==> flow/design.v <==
module invert (input wire i, output wire o);
   assign o = !i;
endmodule
module and2 (input wire i0, i1, output wire o);
  assign o = i0 & i1;
endmodule
module or2 (input wire i0, i1, output wire o);
  assign o = i0 | i1;
endmodule
module xor2 (input wire i0, i1, output wire o);
  assign o = i0 ^ i1;
endmodule
module and3 (input wire i0, i1, i2, output wire o);
   wire t;
   and2 and2_0 (i0, i1, t);
   and2 and2_1 (i2, t, o);
endmodule
module or3 (input wire i0, i1, i2, output wire o);
   wire t;
   or2 or2_0 (i0, i1, t);
   or2 or2_1 (i2, t, o);
endmodule
module xor3 (input wire i0, i1, i2, output wire o);
   wire t;
   xor2 xor2_0 (i0, i1, t);
   xor2 xor2_1 (i2, t, o);
endmodule
module and5(input wire i0, i1, i2, i3, i4, output wire o);
  wire t1;
  and3 a1(i0,i1,i2,t1);
  and3 a2(i3,i4,t1,o);
endmodule
module or5(input wire i0, i1, i2, i3, i4, output wire o);
  wire t1;
  or3 o1(i0,i1,i2,t1);
  or3 o2(i3,i4,t1,o);
endmodule
module mux2 (input wire i0, i1, j, output wire o);
  assign o = (j==0)?i0:i1;
endmodule
module mux4 (input wire [0:3] i, input wire j1, j0, output wire o);
  wire  t0, t1;
  mux2 mux2_0 (i[0], i[1], j0, t0);
  mux2 mux2_1 (i[2], i[3], j0, t1);
  mux2 mux2_2 (t0, t1, j1, o);
endmodule
module mux8 (input wire [0:7] i, input wire j2, j1, j0, output wire o);
  wire  t0, t1;
  mux4 mux4_0 (i[0:3], j1, j0, t0);
  mux4 mux4_1 (i[4:7], j1, j0, t1);
  mux2 mux2_0 (t0, t1, j2, o);
endmodule
module mux16 (input wire [0:15] i, input wire j3, j2, j1, j0, output wire o);
  wire  t0, t1;
  mux8 mux8_0 (i[0:7], j2, j1, j0, t0);
  mux8 mux8_1 (i[8:15], j2, j1, j0, t1);
  mux2 mux2_0 (t0, t1, j3, o);
endmodule
module demux2 (input wire i, j, output wire o0, o1);
  assign o0 = (j==0)?i:1'b0;
  assign o1 = (j==1)?i:1'b0;
endmodule
module demux4 (input wire i, input wire j1, j0, output wire [0:3] o);
  wire  t0, t1;
  demux2 demux2_0 (i, j1, t0, t1);
  demux2 demux2_1 (t0, j0, o[0], o[1]);
  demux2 demux2_2 (t1, j0, o[2], o[3]);
endmodule
module demux8 (input wire i, j2, j1, j0, output wire [0:7] o);
  wire  t0, t1;
  demux2 demux2_0 (i, j2, t0, t1);
  demux4 demux4_0 (t0, j1, j0, o[0:3]);
  demux4 demux4_1 (t1, j1, j0, o[4:7]);
endmodule
module demux16 (input wire i, j3, j2, j1, j0, output wire [0:15] o);
  wire  t0, t1;
  demux2 demux2_0 (i, j3, t0, t1);
  demux8 demux4_0 (t0, j2, j1, j0, o[0:7]);
  demux8 demux4_1 (t1, j2, j1, j0, o[8:15]);
endmodule
module df (input wire clk, in, output wire out);
  reg df_out;
  always@(posedge clk) df_out <= in;
  assign out = df_out;
endmodule
module dfr (input wire clk, reset, in, output wire out);
  wire reset_, df_in;
  invert invert_0 (reset, reset_);
  and2 and2_0 (in, reset_, df_in);
  df df_0 (clk, df_in, out);
endmodule
module dfr16 (input wire clk,reset, input wire [15:0] in, output wire [15:0] out);
  dfr d0(clk,reset, in[0], out[0]);
  dfr d1(clk,reset, in[1], out[1]);
  dfr d2(clk,reset, in[2], out[2]);
  dfr d3(clk,reset, in[3], out[3]);
  dfr d4(clk,reset, in[4], out[4]);
  dfr d5(clk,reset, in[5], out[5]);
  dfr d6(clk,reset, in[6], out[6]);
  dfr d7(clk,reset, in[7], out[7]);
  dfr d8(clk,reset, in[8], out[8]);
  dfr d9(clk,reset, in[9], out[9]);
  dfr d10(clk,reset, in[10], out[10]);
  dfr d11(clk,reset, in[11], out[11]);
  dfr d12(clk,reset, in[12], out[12]);
  dfr d13(clk,reset, in[13], out[13]);
  dfr d14(clk,reset, in[14], out[14]);
  dfr d15(clk,reset, in[15], out[15]);
endmodule
module dfrl (input wire clk, reset, load, in, output wire out);
  wire _in;
  mux2 mux2_0(out, in, load, _in);
  dfr dfr_1(clk, reset, _in, out);
endmodule
module ha(input wire i0, i1, output wire sum, cout);
  xor2 _i0(i0, i1, sum);
  and2 _i1(i0, i1, cout);
endmodule
module fa (input wire i0, i1, cin, output wire sum, cout);
   wire t0, t1, t2;
   xor3 _i0 (i0, i1, cin, sum);
   and2 _i1 (i0, i1, t0);
   and2 _i2 (i1, cin, t1);
   and2 _i3 (cin, i0, t2);
   or3 _i4 (t0, t1, t2, cout);
endmodule
module addsub (input wire addsub, i0, i1, cin, output wire sumdiff, cout);
  wire t;
  fa _i0 (i0, t, cin, sumdiff, cout);
  xor2 _i1 (i1, addsub, t);
endmodule
module bin_counter(input wire clk, reset, in, output wire[3:0] out);
    wire[3:0] t0,t1;
    dfrl d0(clk,reset,in,t0[0],out[0]);
    dfrl d1(clk,reset,in,t0[1],out[1]);
    dfrl d2(clk,reset,in,t0[2],out[2]);
    dfrl d3(clk,reset,in,t0[3],out[3]);
    ha h0(out[0],in,t0[0],t1[0]);
    ha h1(out[1],t1[0],t0[1],t1[1]);
    ha h2(out[2],t1[1],t0[2],t1[2]);
    ha h3(out[3],t1[2],t0[3],t1[3]);
endmodule
module reg_file_slice (input wire clk, reset, wr, rd, input wire [3:0] rd_addr, wr_addr, input wire d_in, output wire d_out);
	wire [0:15] t1,t2;
	wire t3;
	demux16 dm1(wr, wr_addr[3], wr_addr[2], wr_addr[1], wr_addr[0], t1);
	dfrl d0 (clk,reset,t1[0] ,d_in,t2[0]);
	dfrl d1 (clk,reset,t1[1] ,d_in,t2[1]);
	dfrl d2 (clk,reset,t1[2] ,d_in,t2[2]);
	dfrl d3 (clk,reset,t1[3] ,d_in,t2[3]);
	dfrl d4 (clk,reset,t1[4] ,d_in,t2[4]);
	dfrl d5 (clk,reset,t1[5] ,d_in,t2[5]);
	dfrl d6 (clk,reset,t1[6] ,d_in,t2[6]);
	dfrl d7 (clk,reset,t1[7] ,d_in,t2[7]);
	dfrl d8 (clk,reset,t1[8] ,d_in,t2[8]);
	dfrl d9 (clk,reset,t1[9] ,d_in,t2[9]);
	dfrl d10(clk,reset,t1[10],d_in,t2[10]);
	dfrl d11(clk,reset,t1[11],d_in,t2[11]);
	dfrl d12(clk,reset,t1[12],d_in,t2[12]);
	dfrl d13(clk,reset,t1[13],d_in,t2[13]);
	dfrl d14(clk,reset,t1[14],d_in,t2[14]);
    dfrl d15(clk,reset,t1[15],d_in,t2[15]);
	mux16 m1(t2, rd_addr[3], rd_addr[2], rd_addr[1], rd_addr[0], t3);
	and2 a1(t3, rd, d_out);
endmodule
module full_empty(input wire[3:0] front,rear, output wire full, empty);
	wire [3:0] t,out;
	wire t1,t2;
	addsub as1(1, front[0], rear[0], 1, out[0], t[0]);
	addsub as2(1, front[1], rear[1], t[0], out[1], t[1]);
	addsub as3(1, front[2], rear[2], t[1], out[2], t[2]);
	addsub as4(1, front[3], rear[3], t[2], out[3], t[3]);
	invert i1(t[3],t1);
	and5 a1(out[0],out[1],out[2],out[3],1'b1,full);
	or5 o1(out[0],out[1],out[2],out[3],t1,t2);
	invert i2(t2,empty);
endmodule
module memory(input wire clk, reset, wr, rd, input wire[3:0] wr_addr, rd_addr, input wire[15:0] d_in, output wire[15:0] d_out);
	reg_file_slice r0 (clk,reset,wr,rd,rd_addr,wr_addr,d_in[0], d_out[0]);
	reg_file_slice r1 (clk,reset,wr,rd,rd_addr,wr_addr,d_in[1], d_out[1]);
	reg_file_slice r2 (clk,reset,wr,rd,rd_addr,wr_addr,d_in[2], d_out[2]);
	reg_file_slice r3 (clk,reset,wr,rd,rd_addr,wr_addr,d_in[3], d_out[3]);
	reg_file_slice r4 (clk,reset,wr,rd,rd_addr,wr_addr,d_in[4], d_out[4]);
	reg_file_slice r5 (clk,reset,wr,rd,rd_addr,wr_addr,d_in[5], d_out[5]);
	reg_file_slice r6 (clk,reset,wr,rd,rd_addr,wr_addr,d_in[6], d_out[6]);
	reg_file_slice r7 (clk,reset,wr,rd,rd_addr,wr_addr,d_in[7], d_out[7]);
	reg_file_slice r8 (clk,reset,wr,rd,rd_addr,wr_addr,d_in[8], d_out[8]);
	reg_file_slice r9 (clk,reset,wr,rd,rd_addr,wr_addr,d_in[9], d_out[9]);
	reg_file_slice r10(clk,reset,wr,rd,rd_addr,wr_addr,d_in[10],d_out[10]);
	reg_file_slice r11(clk,reset,wr,rd,rd_addr,wr_addr,d_in[11],d_out[11]);
	reg_file_slice r12(clk,reset,wr,rd,rd_addr,wr_addr,d_in[12],d_out[12]);
	reg_file_slice r13(clk,reset,wr,rd,rd_addr,wr_addr,d_in[13],d_out[13]);
	reg_file_slice r14(clk,reset,wr,rd,rd_addr,wr_addr,d_in[14],d_out[14]);
	reg_file_slice r15(clk,reset,wr,rd,rd_addr,wr_addr,d_in[15],d_out[15]);
endmodule
module fifo(input wire clk,reset,wr,rd, input wire[15:0] d_in, output wire full,empty, output wire[15:0] d_out);
	wire[3:0] front,rear;
	wire[15:0] t;
	wire front_inc,rear_inc,full_,empty_;
	full_empty f0(front,rear,full,empty);
	invert i0(full,full_);
	invert i1(empty,empty_);
	and2 a1(wr,full_,front_inc);
	bin_counter bc0(clk,reset,front_inc,front);
	and2 a2(rd,empty_,rear_inc);
	bin_counter bc1(clk,reset,rear_inc,rear);
	memory m0(clk, reset, front_inc, rear_inc, front, rear, d_in, t);
	dfr16 d0(clk, reset, t, d_out);
endmodule
# --- From RTL to reports: fifo ---
# What the tools print for fifo, step after step.
# Lines are those of the file above, counted from 1.
# Cell names lack the library's common part.
design:
  design: "fifo"
  clock: "clk"
  lib: "sky130hd"
  corner: "tt_025C_1v80"

# --- After elaboration ---
# Yosys after proc, flatten, opt, wreduce and memory -nomap, before mapping. Enables and synchronous resets that opt folds into registers are not counted as muxes. Memory bits, and registers merged into a memory's read port (data or address), are not among the register bits. Print and check cells are not counted. Equal cells are merged and count once.
classes:
  muxes: 534
  bitwise: 349
  reduce_logical: 4
ops:
  columns: ["operator", "count"]
  rows:
  - ["two-way mux 1 bit", 534]
  - ["AND 1 bit", 317]
  - ["bitwise XOR 1 bit", 15]
  - ["bitwise OR 1 bit", 12]
  - ["NOT 1 bit", 5]
  - ["zero test 1 bit", 4]
bits:
  ff_bits: 280
  input_bits: 20
  out_inout_bits: 18
  word_cells: 1167

# --- Depth ---
# Yosys ltp: most cells in a row. Word level: on the elaborated netlist, between registers, memories and ports. Mapped: between sequential cells and ports; inverters and the memories' decode and read muxes count.
depth:
  ltp_word: 23
  ABC_AREA: 1
  ltp_mapped: 20
  ltp_nobuf: 17

# --- Synthesis result ---
# The flow's flattened synthesis, as Yosys stat reports it; memories are mapped. The netlist is that of the ABC_AREA named above (0 if unset); the other value can give another one.
types:
  columns: ["cell", "count", "area_total_um2"]
  rows:
  - ["dfxtp_1", 280, 5.61E+03]
  - ["nand3_1", 404, 2.02E+03]
  - ["nand2_1", 520, 1.95E+03]
  - ["a21oi_1", 306, 1.53E+03]
  - ["nor2_1", 300, 1126.08]
  - ["buf_2", 81, 405.389]
  - ["buf_4", 35, 262.752]
  - ["clkbuf_1", 60, 225.216]
  - ["buf_6", 19, 213.955]
  - ["inv_1", 45, 168.912]
  - ["ha_1", 7, 87.584]
  - ["o21ai_0", 16, 80.077]
  - ["nor2_4", 7, 78.826]
  - ["buf_1", 20, 75.072]
  - ["fa_1", 3, 60.058]
  - ["a211oi_1", 4, 30.029]
  - ["nand4_1", 4, 25.024]
  - ["clkinv_1", 3, 11.261]
# Other cell types: 3; their cells: 4.
synth_totals:
  stdcells: 2118
  synth_area_um2: 13979.7
  seq_area_um2: 5605.4
  flip_flops: 280
  buf_cells: 215

# --- Timing after synthesis ---
# Source: OpenSTA report_checks on the synthesized netlist (no wires, ideal clock, input and output delay 20% of the period each), path of least setup slack; recovery checks are left aside. Register names are those of the netlist, which keeps one name where synthesis merged equal registers.
synth_timing:
  kind: "register -> output"
  startpoint: "reg bc0.d0.dfr_1.df_0.df_out"
  endpoint: "out full"
  period_ps: 5000
  output_delay_ps: 1000
  t_first_pin_ps: 0
  t_arrival_ps: 2686
  required_ps: 4000
  slack_ps: 1314
  path_delay_ps: 2686
  driving_pins: 14
  path_buffers: 3
  synth_period_reached_ps: 3686
# "path_delay_ps" is the arrival time less input delay plus setup time.
# A path that ends at an output port has no setup time.
# "driving_pins" counts driving pins, that of a launching flip-flop among them; a cell with two outputs on the path counts twice.
# "synth_period_reached_ps" is the clock period less the worst setup slack; recovery checks do not enter. This is arithmetic on one report: input and output delays are still those of the set period (20% each).
# Between the ends stands the longest chain of elaborated cells between them, by number of cells; it is not shown to be the way that was timed. Of several equally long chains one is given.
# A line is the first line of the expression or statement that the cell stems from. Yosys adds cells for indexed reads and writes and turns some case tables into memories.
synth_via:
  cell_sequence: "dfxtp_1 -> buf_2 -> inv_2 -> clkbuf_1 -> buf_2 -> ha_1 -> inv_1 -> fa_1 -> fa_1 -> inv_1 -> fa_1 -> nor2_1 -> nand2_2 -> inv_1"
  elab_chain_len: 11
  cells_between: 19
  cone_lines: 3
  cone_classes: "19 x logic"
synth_lines:
  columns: ["item", "line", "rtl"]
  rows:
  - ["start: declaration", 82, "reg df_out;"]
  - ["start: assignment", 83, "always@(posedge clk) df_out <= in;"]
  - ["AND 1 bit", 5, "assign o = i0 & i1;"]
  - ["bitwise OR 1 bit x2", 8, "assign o = i0 | i1;"]
  - ["AND 1 bit", 5, null]
  - ["bitwise OR 1 bit x2", 8, null]
  - ["AND 1 bit", 5, null]
  - ["bitwise OR 1 bit x2", 8, null]
  - ["bitwise XOR 1 bit", 11, "assign o = i0 ^ i1;"]
  - ["AND 1 bit", 5, null]
  - ["end: declaration", 196, "module fifo(input wire clk,reset,wr,rd, input wire[15:0] d_in, output wire full,empty, output wire[15:0] d_out ..."]

# --- Worst path after layout ---
# From the final timing report of record 1: the path of least setup slack in the routed layout; clock arrival at registers is part of the times.
# The report prints the path's times to 10 ps; the period is as set.
layout_timing:
  kind: "register -> output"
  startpoint: "reg bc0.d0.dfr_1.df_0.df_out"
  endpoint: "out full"
  period_ps: 5000
  output_delay_ps: 1000
  t_first_pin_ps: 530
  t_arrival_ps: 3380
  required_ps: 4000
  slack_ps: 620
  driving_pins: 12
  path_buffers: 1
# Between the ends stands the longest chain of elaborated cells between them, by number of cells; it is not shown to be the way that was timed. Of several equally long chains one is given.
layout_via:
  cell_sequence: "dfxtp_4 -> inv_6 -> ha_1 -> inv_1 -> fa_1 -> fa_1 -> inv_1 -> fa_1 -> nor2_1 -> nand2_2 -> inv_1 -> clkdlybuf4s50_1"
  elab_chain_len: 11
  cells_between: 19
  cone_lines: 3
  cone_classes: "19 x logic"
layout_lines:
  columns: ["item", "line", "rtl"]
  rows:
  - ["start: declaration", 82, "reg df_out;"]
  - ["start: assignment", 83, "always@(posedge clk) df_out <= in;"]
  - ["AND 1 bit", 5, "assign o = i0 & i1;"]
  - ["bitwise OR 1 bit x2", 8, "assign o = i0 | i1;"]
  - ["AND 1 bit", 5, null]
  - ["bitwise OR 1 bit x2", 8, null]
  - ["AND 1 bit", 5, null]
  - ["bitwise OR 1 bit x2", 8, null]
  - ["bitwise XOR 1 bit", 11, "assign o = i0 ^ i1;"]
  - ["AND 1 bit", 5, null]
  - ["end: declaration", 196, "module fifo(input wire clk,reset,wr,rd, input wire[15:0] d_in, output wire full,empty, output wire[15:0] d_out ..."]

==> results <==
Design fifo on sky130hd. What follows are 4 stored runs of the flow, each under its own settings; their order means nothing. The constraints put input and output delay at 20% of the set period each and load the outputs with 0.01 pF.
"clock_period_reached_ps" means the clock period less the worst setup slack. The figure is calculated, with input and output delays left at 20% of the set period.

--- record 1 ---
==> flow/run.sh <==
#!/bin/bash
# the make line also repeats the synthesis and layout settings of config.mk as NAME=value (left out here)
make -C /OpenROAD-flow-scripts/flow DESIGN_CONFIG=/design/flow/config.mk WORK_HOME=/design/flow/orfs CLKGATE_MAP_FILE= finish
==> flow/config.mk <==
export PLATFORM = sky130hd
export DESIGN_NAME = fifo
export DESIGN_NICKNAME = fifo
export VERILOG_FILES = /design/flow/design.v
export SDC_FILE = /design/flow/constraint.sdc
export NUM_CORES = 4
export LEC_CHECK = 0
export ABC_AREA = 1
export CAP_MARGIN = 20
export CELL_PAD_IN_SITES_DETAIL_PLACEMENT = 1
export CORE_ASPECT_RATIO = 1.71
export CORE_MARGIN = 3
export CORE_UTILIZATION = 24
export CTS_CLUSTER_SIZE = 37
export GPL_ROUTABILITY_DRIVEN = 0
export MIN_ROUTING_LAYER = met2
export PLACE_DENSITY_LB_ADDON = 0.05
export SLEW_MARGIN = 20
export TNS_END_PERCENT = 60
==> flow/constraint.sdc <==
create_clock -name core_clock -period 5.0 [get_ports {clk}]
set_input_delay 1.0000 -clock core_clock [delete_from_list [all_inputs] [get_ports {clk}]]
set_output_delay 1.0000 -clock core_clock [all_outputs]
set_load 0.01 [all_outputs]

==> results, as YAML <==
results:
  post_route_util_pct: 27.0
  hold_ws_ps: 477
  die_area_um2: 61284.1
  clock_period_reached_ps: 4376
  synth_chip_area_um2: 13979.7
  worstSetupSlack_ps: 624

--- record 2 ---
==> flow/run.sh <==
#!/bin/bash
# the make line also repeats the synthesis and layout settings of config.mk as NAME=value (left out here)
make -C /OpenROAD-flow-scripts/flow DESIGN_CONFIG=/design/flow/config.mk WORK_HOME=/design/flow/orfs CLKGATE_MAP_FILE= finish
==> flow/config.mk <==
export PLATFORM = sky130hd
export DESIGN_NAME = fifo
export DESIGN_NICKNAME = fifo
export VERILOG_FILES = /design/flow/design.v
export SDC_FILE = /design/flow/constraint.sdc
export NUM_CORES = 4
export LEC_CHECK = 0
export ABC_AREA = 1
export CAP_MARGIN = 25
export CELL_PAD_IN_SITES_DETAIL_PLACEMENT = 0
export CORE_ASPECT_RATIO = 1.82
export CORE_MARGIN = 4
export CORE_UTILIZATION = 40
export CTS_CLUSTER_SIZE = 44
export GPL_TIMING_DRIVEN = 1
export MAX_ROUTING_LAYER = met5
export MIN_ROUTING_LAYER = met2
export PLACE_DENSITY = 0.6
export SETUP_SLACK_MARGIN = -0.12
export SLEW_MARGIN = 35
export TNS_END_PERCENT = 60
==> flow/constraint.sdc <==
create_clock -name core_clock -period 5.0 [get_ports {clk}]
set_input_delay 1.0000 -clock core_clock [delete_from_list [all_inputs] [get_ports {clk}]]
set_output_delay 1.0000 -clock core_clock [all_outputs]
set_load 0.01 [all_outputs]

==> results, as YAML <==
results:
  clock_period_reached_ps: 4802
  synth_chip_area_um2: 13979.7
  hold_ws_ps: 479
  post_route_util_pct: 43.4
  worstSetupSlack_ps: 198
  die_area_um2: 38139.5

--- record 3 ---
==> flow/run.sh <==
#!/bin/bash
# the make line also repeats the synthesis and layout settings of config.mk as NAME=value (left out here)
make -C /OpenROAD-flow-scripts/flow DESIGN_CONFIG=/design/flow/config.mk WORK_HOME=/design/flow/orfs CLKGATE_MAP_FILE= finish
==> flow/config.mk <==
export PLATFORM = sky130hd
export DESIGN_NAME = fifo
export DESIGN_NICKNAME = fifo
export VERILOG_FILES = /design/flow/design.v
export SDC_FILE = /design/flow/constraint.sdc
export NUM_CORES = 4
export LEC_CHECK = 0
export CAP_MARGIN = 20
export CORE_MARGIN = 2
export CORE_UTILIZATION = 40
export PLACE_DENSITY = 0.6
export SLEW_MARGIN = 20
==> flow/constraint.sdc <==
create_clock -name core_clock -period 5.0 [get_ports {clk}]
set_input_delay 1.0000 -clock core_clock [delete_from_list [all_inputs] [get_ports {clk}]]
set_output_delay 1.0000 -clock core_clock [all_outputs]
set_load 0.01 [all_outputs]

==> results, as YAML <==
results:
  synth_chip_area_um2: 12234.2
  clock_period_reached_ps: 4466
  worstSetupSlack_ps: 534
  die_area_um2: 31999.8
  hold_ws_ps: 452
  post_route_util_pct: 44.0

--- record 4 ---
==> flow/run.sh <==
#!/bin/bash
# the make line also repeats the synthesis and layout settings of config.mk as NAME=value (left out here)
make -C /OpenROAD-flow-scripts/flow DESIGN_CONFIG=/design/flow/config.mk WORK_HOME=/design/flow/orfs CLKGATE_MAP_FILE= finish
==> flow/config.mk <==
export PLATFORM = sky130hd
export DESIGN_NAME = fifo
export DESIGN_NICKNAME = fifo
export VERILOG_FILES = /design/flow/design.v
export SDC_FILE = /design/flow/constraint.sdc
export NUM_CORES = 4
export LEC_CHECK = 0
export ABC_AREA = 1
export CAP_MARGIN = 25
export CELL_PAD_IN_SITES_DETAIL_PLACEMENT = 0
export CORE_ASPECT_RATIO = 1.82
export CORE_MARGIN = 4
export CORE_UTILIZATION = 40
export CTS_CLUSTER_SIZE = 10
export GPL_TIMING_DRIVEN = 1
export MAX_ROUTING_LAYER = met5
export MIN_ROUTING_LAYER = met1
export PLACE_DENSITY = 0.6
export SETUP_SLACK_MARGIN = -0.12
export SLEW_MARGIN = 35
export TNS_END_PERCENT = 60
==> flow/constraint.sdc <==
create_clock -name core_clock -period 5.0 [get_ports {clk}]
set_input_delay 1.0000 -clock core_clock [delete_from_list [all_inputs] [get_ports {clk}]]
set_output_delay 1.0000 -clock core_clock [all_outputs]
set_load 0.01 [all_outputs]

==> results, as YAML <==
results:
  hold_ws_ps: 478
  clock_period_reached_ps: 4722
  worstSetupSlack_ps: 278
  synth_chip_area_um2: 13979.7
  die_area_um2: 38139.5
  post_route_util_pct: 43.2
